==> flow/design.v <==
module fifo #(
    parameter DEPTH = 32,          
    parameter DATA_WIDTH = 8,      
    parameter PTR_SIZE = 5
) (
    input  wire                   clk,
    input  wire                   rst,
    input  wire                   wr_en,
    input  wire                   re_en,
    input  wire [DATA_WIDTH-1:0]  data_in,
    output wire [DATA_WIDTH-1:0]  data_out,
    output wire                   empty,
    output wire                   full
);
    reg [DATA_WIDTH-1:0] memory [0:DEPTH-1];
    reg [PTR_SIZE-1:0] wr_ptr;
    reg [PTR_SIZE-1:0] rd_ptr;
    reg empty_reg;
    reg full_reg;
    integer i;
    wire wr_fire = wr_en && !full_reg;
    wire rd_fire = re_en && !empty_reg;
    wire [PTR_SIZE-1:0] used = wr_ptr - rd_ptr;
    always @ (posedge clk or posedge rst) begin
        if (rst)
            wr_ptr <= 0;
        else if (wr_fire)
            wr_ptr <= wr_ptr + 1;
    end
    always @ (posedge clk or posedge rst) begin
        if (rst)
            empty_reg <= 1;
        else if (wr_fire && !rd_fire)
            empty_reg <= 0;
        else if (rd_fire && !wr_fire && (used == 1))
            empty_reg <= 1;
    end
    always @ (posedge clk or posedge rst) begin
        if (rst)
            full_reg <= 0;
        else if (wr_fire && !rd_fire && (used == DEPTH - 1))
            full_reg <= 1;
        else if (rd_fire && !wr_fire)
            full_reg <= 0;
    end
    always @ (posedge clk or posedge rst) begin
        if (rst)
            rd_ptr <= 0;
        else if (rd_fire)
            rd_ptr <= rd_ptr + 1;
    end
    always @ (posedge clk or posedge rst) begin
        if (rst) begin
            for (i = 0; i < DEPTH; i = i + 1)
                memory[i] <= {DATA_WIDTH{1'b0}};
        end else if (wr_fire)
            memory[wr_ptr[$clog2(DEPTH)-1:0]] <= data_in;
    end
    assign data_out = (empty_reg) ? {DATA_WIDTH{1'bx}} : memory[rd_ptr[$clog2(DEPTH)-1:0]];
    assign empty = empty_reg;
    assign full  = full_reg;
endmodule
module multiplier #(
    parameter DATA_WIDTH    = 8,                   
    parameter PRODUCT_WIDTH = DATA_WIDTH * 2
) (
    input  wire [DATA_WIDTH-1:0] in1,         
    input  wire [DATA_WIDTH-1:0] in2,          
    output wire [PRODUCT_WIDTH-1:0] product 
);
    assign product = in1 * in2;
endmodule
module adder #(
    parameter DATA_WIDTH = 8,              
    parameter SUM_WIDTH  = DATA_WIDTH + 1   
)(
    input  wire [DATA_WIDTH-1:0] in1,        
    input  wire [DATA_WIDTH-1:0] in2,        
    output wire [SUM_WIDTH-1:0] sum          
);
    assign sum = in1 + in2;
endmodule
module component (
    input  wire         clk,
    input  wire         rst,
    input  wire [31:0]  fifo1_data_in,
    input  wire [31:0]  fifo2_data_in,
    input  wire [31:0]  fifo3_data_in,
    input  wire         fifo1_write_en,
    input  wire         fifo2_write_en,
    input  wire         fifo3_write_en,
    input  wire         fifo1_read_en,
    input  wire         fifo2_read_en,
    input  wire         fifo3_read_en,
    output wire [31:0]  result_out,
    output wire         fifo1_empty,
    output wire         fifo2_empty,
    output wire         fifo3_empty,
    output wire         fifo1_full,
    output wire         fifo2_full,
    output wire         fifo3_full
);
    wire [31:0] fifo1_data_out;
    wire [31:0] fifo2_data_out;
    wire [31:0] fifo3_data_out;
    wire [31:0] mult_result;
    fifo #(
        .DEPTH(16),
        .DATA_WIDTH(32),
        .PTR_SIZE(5)
    ) fifo1_inst (
        .clk(clk),
        .rst(rst),
        .wr_en(fifo1_write_en),
        .re_en(fifo1_read_en),
        .data_in(fifo1_data_in),
        .data_out(fifo1_data_out),
        .empty(fifo1_empty),
        .full(fifo1_full)
    );
    fifo #(
        .DEPTH(16),
        .DATA_WIDTH(32),
        .PTR_SIZE(5)
    ) fifo2_inst (
        .clk(clk),
        .rst(rst),
        .wr_en(fifo2_write_en),
        .re_en(fifo2_read_en),
        .data_in(fifo2_data_in),
        .data_out(fifo2_data_out),
        .empty(fifo2_empty),
        .full(fifo2_full)
    );
    fifo #(
        .DEPTH(16),
        .DATA_WIDTH(32),
        .PTR_SIZE(5)
    ) fifo3_inst (
        .clk(clk),
        .rst(rst),
        .wr_en(fifo3_write_en),
        .re_en(fifo3_read_en),
        .data_in(fifo3_data_in),
        .data_out(fifo3_data_out),
        .empty(fifo3_empty),
        .full(fifo3_full)
    );
    multiplier #(
        .DATA_WIDTH(32),
        .PRODUCT_WIDTH(32)
    ) mult_inst (
        .in1(fifo1_data_out),
        .in2(fifo2_data_out),
        .product(mult_result)
    );
    adder #(
        .DATA_WIDTH(32),
        .SUM_WIDTH(32)
    ) adder_inst (
        .in1(mult_result),
        .in2(fifo3_data_out),
        .sum(result_out)
    );
endmodule
Reports on component
Tool output for the design above before and after an edit, in the order of the flow.
"orig" refers to lines of the RTL above, "edited" to lines of the edited file.
"diff" is "edited" less "orig", of the values as shown.
Cell names lack the library's common part.
{"block": "inputs", "design": "component", "clock": "clk", "library": "sky130hd", "lib_corner": "tt_025C_1v80"}

Diff
The edit as a unified diff against the file above.
The edit is scripted: it alters the design's behaviour and was not made to optimise anything.
begin of diff
@@ -48,5 +48,5 @@
             rd_ptr <= 0;
         else if (rd_fire)
-            rd_ptr <= rd_ptr + 1;
+            rd_ptr <= rd_ptr - 1;
     end
     always @ (posedge clk or posedge rst) begin
end of diff

Word-level counts
Source: Yosys, flattened and elaborated. Widths are those after wreduce. Registers that Yosys merges into a memory's read port (data or address) are not register bits. Print and check cells do not count. Equal cells are merged and count once.
{"block": "bits", "element": "ff_bits", "orig": 1572, "edited": 1572, "diff": 0}
{"block": "bits", "element": "inputBits", "orig": 104, "edited": 104, "diff": 0}
{"block": "bits", "element": "output_inout_bits", "orig": 38, "edited": 38, "diff": 0}
{"block": "bits", "element": "word_cells", "orig": 275, "edited": 275, "diff": 0}
{"block": "classes", "element": "n_addsub", "orig": 10, "edited": 10, "diff": 0}
{"block": "classes", "element": "mul", "orig": 1, "edited": 1, "diff": 0}
{"block": "classes", "element": "n_eq", "orig": 96, "edited": 96, "diff": 0}
{"block": "classes", "element": "mux", "orig": 18, "edited": 18, "diff": 0}
{"block": "classes", "element": "n_reduce_logical", "orig": 90, "edited": 90, "diff": 0}
{"block": "ops", "operator": "adder 5 x 1 -> 5 bit with constant B", "orig": 6, "edited": 3, "diff": -3}
{"block": "ops", "operator": "subtractor 5 x 1 -> 5 bit with constant B", "orig": 0, "edited": 3, "diff": 3}
{"block": "ops", "operator": "equality test 4 bit with constant B", "orig": 48, "edited": 48, "diff": 0}
{"block": "ops", "operator": "AND reduction 2 bit", "orig": 48, "edited": 48, "diff": 0}
{"block": "ops", "operator": "equality test 4 x 3 -> 1 bit with constant B", "orig": 24, "edited": 24, "diff": 0}
{"block": "ops", "operator": "logical AND 1 bit", "orig": 18, "edited": 18, "diff": 0}
{"block": "ops", "operator": "equality test 4 x 2 -> 1 bit with constant B", "orig": 12, "edited": 12, "diff": 0}
{"block": "ops", "operator": "zero test 1 bit", "orig": 12, "edited": 12, "diff": 0}
{"block": "ops", "operator": "2-to-1 mux 1 bit", "orig": 12, "edited": 12, "diff": 0}
{"block": "ops", "operator": "equality test 4 x 1 -> 1 bit with constant B", "orig": 6, "edited": 6, "diff": 0}
{"block": "ops", "operator": "zero test 4 bit", "orig": 6, "edited": 6, "diff": 0}
{"block": "ops", "operator": "nonzero test 2 bit", "orig": 6, "edited": 6, "diff": 0}
{"block": "ops", "operator": "equality test 5 x 1 -> 1 bit with constant B", "orig": 3, "edited": 3, "diff": 0}
{"block": "ops", "operator": "equality test 5 x 4 -> 1 bit with constant B", "orig": 3, "edited": 3, "diff": 0}
{"block": "ops", "operator": "2-to-1 mux 32 bit", "orig": 3, "edited": 3, "diff": 0}
{"block": "ops", "operator": "case mux 32 bit (select 16 bit)", "orig": 3, "edited": 3, "diff": 0}
{"block": "ops", "operator": "subtractor 5 bit", "orig": 3, "edited": 3, "diff": 0}
{"block": "ops", "operator": "adder 32 bit", "orig": 1, "edited": 1, "diff": 0}
{"block": "ops", "operator": "multiplier 32 x 32 -> 32 bit", "orig": 1, "edited": 1, "diff": 0}

Longest topological paths
Longest topological path by Yosys (ltp), each cell counted once; first at word level (registers and memories cut), then after technology mapping (sequential cells cut; the memories' decode and read muxes count).
{"block": "logic_depth", "element": "ltp_word", "orig": 7, "edited": 7, "diff": 0}
{"block": "logic_depth", "element": "ABC_AREA", "orig": "0", "edited": "0"}
{"block": "logic_depth", "element": "mapped_depth", "orig": 40, "edited": 40, "diff": 0}
{"block": "logic_depth", "element": "mapped_depth_nobuf", "orig": 35, "edited": 35, "diff": 0}

After synthesis
Source: synth_stat.txt of the flow (Yosys; design flattened, memories mapped). It holds for the ABC_AREA given above (unset counts as 0); a run with the other value may have another netlist.
{"block": "by_type", "cell_type": "nand2_1", "orig": 290, "edited": 337, "diff": 47}
{"block": "by_type", "cell_type": "nand2b_1", "orig": 107, "edited": 64, "diff": -43}
{"block": "by_type", "cell_type": "a21oi_1", "orig": 106, "edited": 135, "diff": 29}
{"block": "by_type", "cell_type": "nand3_1", "orig": 99, "edited": 127, "diff": 28}
{"block": "by_type", "cell_type": "buf_4", "orig": 21, "edited": 46, "diff": 25}
{"block": "by_type", "cell_type": "buf_1", "orig": 72, "edited": 49, "diff": -23}
{"block": "by_type", "cell_type": "mux2i_1", "orig": 71, "edited": 48, "diff": -23}
{"block": "by_type", "cell_type": "buf_6", "orig": 7, "edited": 26, "diff": 19}
{"block": "by_type", "cell_type": "a221oi_1", "orig": 93, "edited": 108, "diff": 15}
{"block": "by_type", "cell_type": "a22o_1", "orig": 81, "edited": 66, "diff": -15}
{"block": "by_type", "cell_type": "o22ai_1", "orig": 28, "edited": 15, "diff": -13}
{"block": "by_type", "cell_type": "nor2_1", "orig": 365, "edited": 353, "diff": -12}
{"block": "by_type", "cell_type": "a311oi_1", "orig": 5, "edited": 17, "diff": 12}
{"block": "by_type", "cell_type": "inv_1", "orig": 536, "edited": 546, "diff": 10}
{"block": "by_type", "cell_type": "a222oi_1", "orig": 81, "edited": 91, "diff": 10}
{"block": "by_type", "cell_type": "o21ai_0", "orig": 105, "edited": 114, "diff": 9}
{"block": "by_type", "cell_type": "or2_2", "orig": 35, "edited": 26, "diff": -9}
{"block": "by_type", "cell_type": "a22oi_1", "orig": 213, "edited": 221, "diff": 8}
Not every row of either side is listed.
{"block": "mapped", "element": "cells", "orig": 7105, "edited": 7135, "diff": 30}
{"block": "mapped", "element": "mapped_area_um2", "orig": 86758.2, "edited": 86963.4, "diff": 205.2}
{"block": "mapped", "element": "seqArea_um2", "orig": 39341.5, "edited": 39341.5, "diff": 0.0}
{"block": "mapped", "element": "ffs", "orig": 1572, "edited": 1572, "diff": 0}
{"block": "mapped", "element": "n_buf", "orig": 536, "edited": 542, "diff": 6}
The figures by module come from a second, unflattened synthesis with its own total; it is not the netlist above.
{"block": "hier_totals", "element": "cells_unflattened", "orig": 7499, "edited": 7449, "diff": -50}
{"block": "hier_totals", "element": "area_unflattened_um2", "orig": 89392.0, "edited": 89659.7, "diff": 267.7}
Rows give one instance, submodules left out.
{"block": "by_module_orig", "module": "fifo", "instances": 3, "cells": 1853, "area_um2": 23983.0}
{"block": "by_module_orig", "module": "multiplier", "instances": 1, "cells": 1704, "area_um2": 15717.6}
{"block": "by_module_orig", "module": "adder", "instances": 1, "cells": 236, "area_um2": 1725.4}
{"block": "by_module_orig", "module": "component", "instances": 1, "cells": 0, "area_um2": 0.0}
{"block": "by_module_edited", "module": "fifo", "instances": 3, "cells": 1832, "area_um2": 24040.6}
{"block": "by_module_edited", "module": "multiplier", "instances": 1, "cells": 1717, "area_um2": 15812.7}
{"block": "by_module_edited", "module": "adder", "instances": 1, "cells": 236, "area_um2": 1725.4}
{"block": "by_module_edited", "module": "component", "instances": 1, "cells": 0, "area_um2": 0.0}

Worst setup path after synthesis
Path of least setup slack by OpenSTA after synthesis, without wires, with an ideal clock, recovery checks aside; 20% of the period is set as input and as output delay. Where synthesis merged equal registers, the netlist keeps one of their names.
{"block": "synth_timing", "element": "kind", "orig": "register to output", "edited": "register to output"}
{"block": "synth_timing", "element": "from", "orig": "register fifo2_inst.rd_ptr[0]", "edited": "register fifo2_inst.rd_ptr[0]"}
{"block": "synth_timing", "element": "to", "orig": "output port result_out[29]", "edited": "output port result_out[30]"}
{"block": "synth_timing", "element": "tclk_ns", "orig": 13.0, "edited": 13.0, "diff": 0.0}
{"block": "synth_timing", "element": "launch_ns", "orig": 0.000, "edited": 0.000, "diff": 0.000}
{"block": "synth_timing", "element": "arrival_time_ns", "orig": 8.887, "edited": 8.571, "diff": -0.316}
{"block": "synth_timing", "element": "required_time_ns", "orig": 10.400, "edited": 10.400, "diff": 0.000}
{"block": "synth_timing", "element": "setup_slack_ns", "orig": 1.513, "edited": 1.829, "diff": 0.316}
{"block": "synth_timing", "element": "delay_ns", "orig": 8.887, "edited": 8.571, "diff": -0.316}
{"block": "synth_timing", "element": "stages", "orig": 37, "edited": 38, "diff": 1}
{"block": "synth_timing", "element": "path_buffers", "orig": 5, "edited": 7, "diff": 2}
{"block": "synth_timing", "element": "synth_period_reached_ns", "orig": 11.487, "edited": 11.171, "diff": -0.316}
"delay_ns" = arrival - input delay + setup time.
At an output port there is no setup time.
"stages": output pins that drive a net of the path, with the launching flip-flop's if there is one; two outputs of one cell count as two.
"synth_period_reached_ns" is the clock period less the worst setup slack; recovery checks do not enter. This is arithmetic on one report: input and output delays are still those of the set period (20% each).
The rows between start and end are the longest chain of elaborated cells between them; the timing report does not say that the signal goes this way. Where chains are equally long, one stands for them.
A line is the first line of the expression or statement that the cell stems from. Yosys adds cells for indexed reads and writes and turns some case tables into memories.
{"block": "synth_via_orig", "cell_sequence": "dfrtp_1 inv_1 ha_1 buf_2 buf_2 buf_2 buf_1 a222oi_1 a211o_1 a21oi_1 clkbuf_1 nand2_1 fa_1 inv_1 fa_1 fa_1 inv_1 fa_1 inv_1 fa_1 inv_1 fa_1 inv_1 fa_1 inv_1 fa_1 inv_1 ha_1 a21oi_1 a21boi_0 o31ai_1 a311oi_1 nor3_1 o311a_1 o21a_1 nor2_1 xnor2_1", "elab_chain_len": 5, "cone_cells": 20, "lines_between": 3, "cone_classes": "add/sub: 1; mul: 1; eq/ne: 15; mux: 2; reduce/logical: 1"}
{"block": "synth_rtl_orig", "element": "start, declared", "line": 17, "text": "reg [PTR_SIZE-1:0] rd_ptr;"}
{"block": "synth_rtl_orig", "element": "start, assigned", "line": 48, "text": "rd_ptr <= 0;"}
{"block": "synth_rtl_orig", "element": "start, assigned", "line": 50, "text": "rd_ptr <= rd_ptr + 1;"}
{"block": "synth_rtl_orig", "element": "equality test 4 bit", "line": 59, "text": "assign data_out = (empty_reg) ? {DATA_WIDTH{1'bx}} : memory[rd_ptr[$clog2(DEPTH)-1:0]];"}
{"block": "synth_rtl_orig", "element": "case mux 32 bit (select 16 bit)", "line": 59}
{"block": "synth_rtl_orig", "element": "2-to-1 mux 32 bit", "line": 59}
{"block": "synth_rtl_orig", "element": "multiplier 32 x 32 -> 32 bit", "line": 71}
{"block": "synth_rtl_orig", "element": "adder 32 bit", "line": 81, "text": "assign sum = in1 + in2;"}
{"block": "synth_rtl_orig", "element": "end, declared", "line": 95, "text": "output wire [31:0]  result_out,"}
{"block": "synth_via_edited", "cell_sequence": "dfrtp_1 inv_1 ha_1 buf_2 buf_4 buf_4 buf_2 buf_2 a222oi_1 o211ai_1 o22ai_1 clkbuf_1 clkbuf_1 nor2_1 fa_1 inv_1 fa_1 inv_1 [... 2 more ...] fa_1 inv_1 fa_1 fa_1 fa_1 inv_1 fa_1 inv_1 ha_1 a21o_1 a21oi_1 o21bai_1 a21o_1 a21o_1 a21o_1 a21o_1 a211o_1 o311ai_0", "elab_chain_len": 5, "cone_cells": 20, "lines_between": 3, "cone_classes": "add/sub: 1; mul: 1; eq/ne: 15; mux: 2; reduce/logical: 1"}
{"block": "synth_rtl_edited", "element": "start, declared", "line": 17, "text": "reg [PTR_SIZE-1:0] rd_ptr;"}
{"block": "synth_rtl_edited", "element": "start, assigned", "line": 48, "text": "rd_ptr <= 0;"}
{"block": "synth_rtl_edited", "element": "start, assigned", "line": 50, "text": "rd_ptr <= rd_ptr - 1;"}
{"block": "synth_rtl_edited", "element": "equality test 4 bit", "line": 59, "text": "assign data_out = (empty_reg) ? {DATA_WIDTH{1'bx}} : memory[rd_ptr[$clog2(DEPTH)-1:0]];"}
{"block": "synth_rtl_edited", "element": "case mux 32 bit (select 16 bit)", "line": 59}
{"block": "synth_rtl_edited", "element": "2-to-1 mux 32 bit", "line": 59}
{"block": "synth_rtl_edited", "element": "multiplier 32 x 32 -> 32 bit", "line": 71}
{"block": "synth_rtl_edited", "element": "adder 32 bit", "line": 81, "text": "assign sum = in1 + in2;"}
{"block": "synth_rtl_edited", "element": "end, declared", "line": 95, "text": "output wire [31:0]  result_out,"}

Path in the finished layout
Path of least setup slack in the final report of the runs of set A (OpenROAD, finished layout, wires in). Where an end is a register, its clock arrival counts in the times.
{"block": "layout_timing", "element": "kind", "orig": "register to output", "edited": "register to output"}
{"block": "layout_timing", "element": "from", "orig": "register fifo1_inst.rd_ptr[2]", "edited": "register fifo1_inst.rd_ptr[3]"}
{"block": "layout_timing", "element": "to", "orig": "output port result_out[28]", "edited": "output port result_out[31]"}
{"block": "layout_timing", "element": "tclk_ns", "orig": 13.0, "edited": 13.0, "diff": 0.0}
{"block": "layout_timing", "element": "launch_ns", "orig": 0.82, "edited": 0.85, "diff": 0.03}
{"block": "layout_timing", "element": "arrival_time_ns", "orig": 10.05, "edited": 10.34, "diff": 0.29}
{"block": "layout_timing", "element": "required_time_ns", "orig": 10.40, "edited": 10.40, "diff": 0.00}
{"block": "layout_timing", "element": "setup_slack_ns", "orig": 0.35, "edited": 0.06, "diff": -0.29}
{"block": "layout_timing", "element": "stages", "orig": 34, "edited": 31, "diff": -3}
{"block": "layout_timing", "element": "path_buffers", "orig": 6, "edited": 4, "diff": -2}
The rows between start and end are the longest chain of elaborated cells between them; the timing report does not say that the signal goes this way. Where chains are equally long, one stands for them.
{"block": "layout_via_orig", "cell_sequence": "dfrtp_4 buf_12 buf_12 nand3b_1 a21boi_0 nor4_2 a21oi_2 buf_4 nand2_1 fa_1 inv_1 fa_1 fa_1 inv_1 fa_1 inv_1 ha_1 ha_1 fa_1 inv_1 fa_1 inv_1 ha_1 nor3_1 o21ai_0 a31oi_2 a21oi_1 buf_4 o21ai_2 a31oi_1 buf_4 or4_1 nand3_4 clkdlybuf4s50_1", "elab_chain_len": 5, "cone_cells": 20, "lines_between": 3, "cone_classes": "add/sub: 1; mul: 1; eq/ne: 15; mux: 2; reduce/logical: 1"}
{"block": "layout_rtl_orig", "element": "start, declared", "line": 17, "text": "reg [PTR_SIZE-1:0] rd_ptr;"}
{"block": "layout_rtl_orig", "element": "start, assigned", "line": 48, "text": "rd_ptr <= 0;"}
{"block": "layout_rtl_orig", "element": "start, assigned", "line": 50, "text": "rd_ptr <= rd_ptr + 1;"}
{"block": "layout_rtl_orig", "element": "equality test 4 bit", "line": 59, "text": "assign data_out = (empty_reg) ? {DATA_WIDTH{1'bx}} : memory[rd_ptr[$clog2(DEPTH)-1:0]];"}
{"block": "layout_rtl_orig", "element": "case mux 32 bit (select 16 bit)", "line": 59}
{"block": "layout_rtl_orig", "element": "2-to-1 mux 32 bit", "line": 59}
{"block": "layout_rtl_orig", "element": "multiplier 32 x 32 -> 32 bit", "line": 71}
{"block": "layout_rtl_orig", "element": "adder 32 bit", "line": 81, "text": "assign sum = in1 + in2;"}
{"block": "layout_rtl_orig", "element": "end, declared", "line": 95, "text": "output wire [31:0]  result_out,"}
{"block": "layout_via_edited", "cell_sequence": "dfrtp_4 buf_4 mux2i_1 o22ai_1 a211oi_1 nand3_2 o21ai_1 buf_4 nor2_1 fa_1 inv_1 fa_1 fa_1 inv_1 fa_1 inv_1 fa_1 fa_1 fa_1 fa_1 xor2_1 xnor2_1 xnor2_1 xnor2_1 xnor2_2 xnor2_1 xnor3_2 xnor3_1 xnor2_1 buf_4 clkdlybuf4s50_1", "elab_chain_len": 5, "cone_cells": 20, "lines_between": 3, "cone_classes": "add/sub: 1; mul: 1; eq/ne: 15; mux: 2; reduce/logical: 1"}
{"block": "layout_rtl_edited", "element": "start, declared", "line": 17, "text": "reg [PTR_SIZE-1:0] rd_ptr;"}
{"block": "layout_rtl_edited", "element": "start, assigned", "line": 48, "text": "rd_ptr <= 0;"}
{"block": "layout_rtl_edited", "element": "start, assigned", "line": 50, "text": "rd_ptr <= rd_ptr - 1;"}
{"block": "layout_rtl_edited", "element": "equality test 4 bit", "line": 59, "text": "assign data_out = (empty_reg) ? {DATA_WIDTH{1'bx}} : memory[rd_ptr[$clog2(DEPTH)-1:0]];"}
{"block": "layout_rtl_edited", "element": "case mux 32 bit (select 16 bit)", "line": 59}
{"block": "layout_rtl_edited", "element": "2-to-1 mux 32 bit", "line": 59}
{"block": "layout_rtl_edited", "element": "multiplier 32 x 32 -> 32 bit", "line": 71}
{"block": "layout_rtl_edited", "element": "adder 32 bit", "line": 81, "text": "assign sum = in1 + in2;"}
{"block": "layout_rtl_edited", "element": "end, declared", "line": 95, "text": "output wire [31:0]  result_out,"}

Layout results
Both versions went through the flow (Yosys, OpenROAD) with the same settings in each pair. Constraints: input delay and output delay 20% of the set period each, output load 0.01 pF.
{"block": "settings_set_A", "CORE_UTILIZATION": 45, "PLACE_DENSITY": 0.6, "period_ns": 13.0, "CAP_MARGIN": 20, "CORE_MARGIN": 2, "SLEW_MARGIN": 20}
{"block": "results_set_A", "element": "ys_area_um2", "orig": 86758.2, "edited": 86963.4, "diff": 205.2}
{"block": "results_set_A", "element": "final_die_area_um2", "orig": 196324.0, "edited": 196785.0, "diff": 461.0}
{"block": "results_set_A", "element": "final_util_pct", "orig": 51.5, "edited": 51.6, "diff": 0.1}
{"block": "results_set_A", "element": "setup_ws_ns", "orig": 0.347, "edited": 0.063, "diff": -0.284}
{"block": "results_set_A", "element": "fin_tns_ns", "orig": 0.000, "edited": 0.000, "diff": 0.000}
{"block": "settings_set_B", "CORE_UTILIZATION": 27, "GPL_TIMING_DRIVEN": 0, "MAX_ROUTING_LAYER": "met5", "PLACE_DENSITY_LB_ADDON": 0.14, "SLEW_MARGIN": 20, "period_ns": 10.2, "CAP_MARGIN": 20, "CORE_MARGIN": 2}
{"block": "results_set_B", "element": "ys_area_um2", "orig": 86758.2, "edited": 86963.4, "diff": 205.2}
{"block": "results_set_B", "element": "final_die_area_um2", "orig": 325875.0, "edited": 326641.0, "diff": 766.0}
{"block": "results_set_B", "element": "final_util_pct", "orig": 33.9, "edited": 33.9, "diff": 0.0}
{"block": "results_set_B", "element": "setup_ws_ns", "orig": -2.139, "edited": -1.825, "diff": 0.314}
{"block": "results_set_B", "element": "fin_tns_ns", "orig": -27.209, "edited": -23.621, "diff": 3.588}
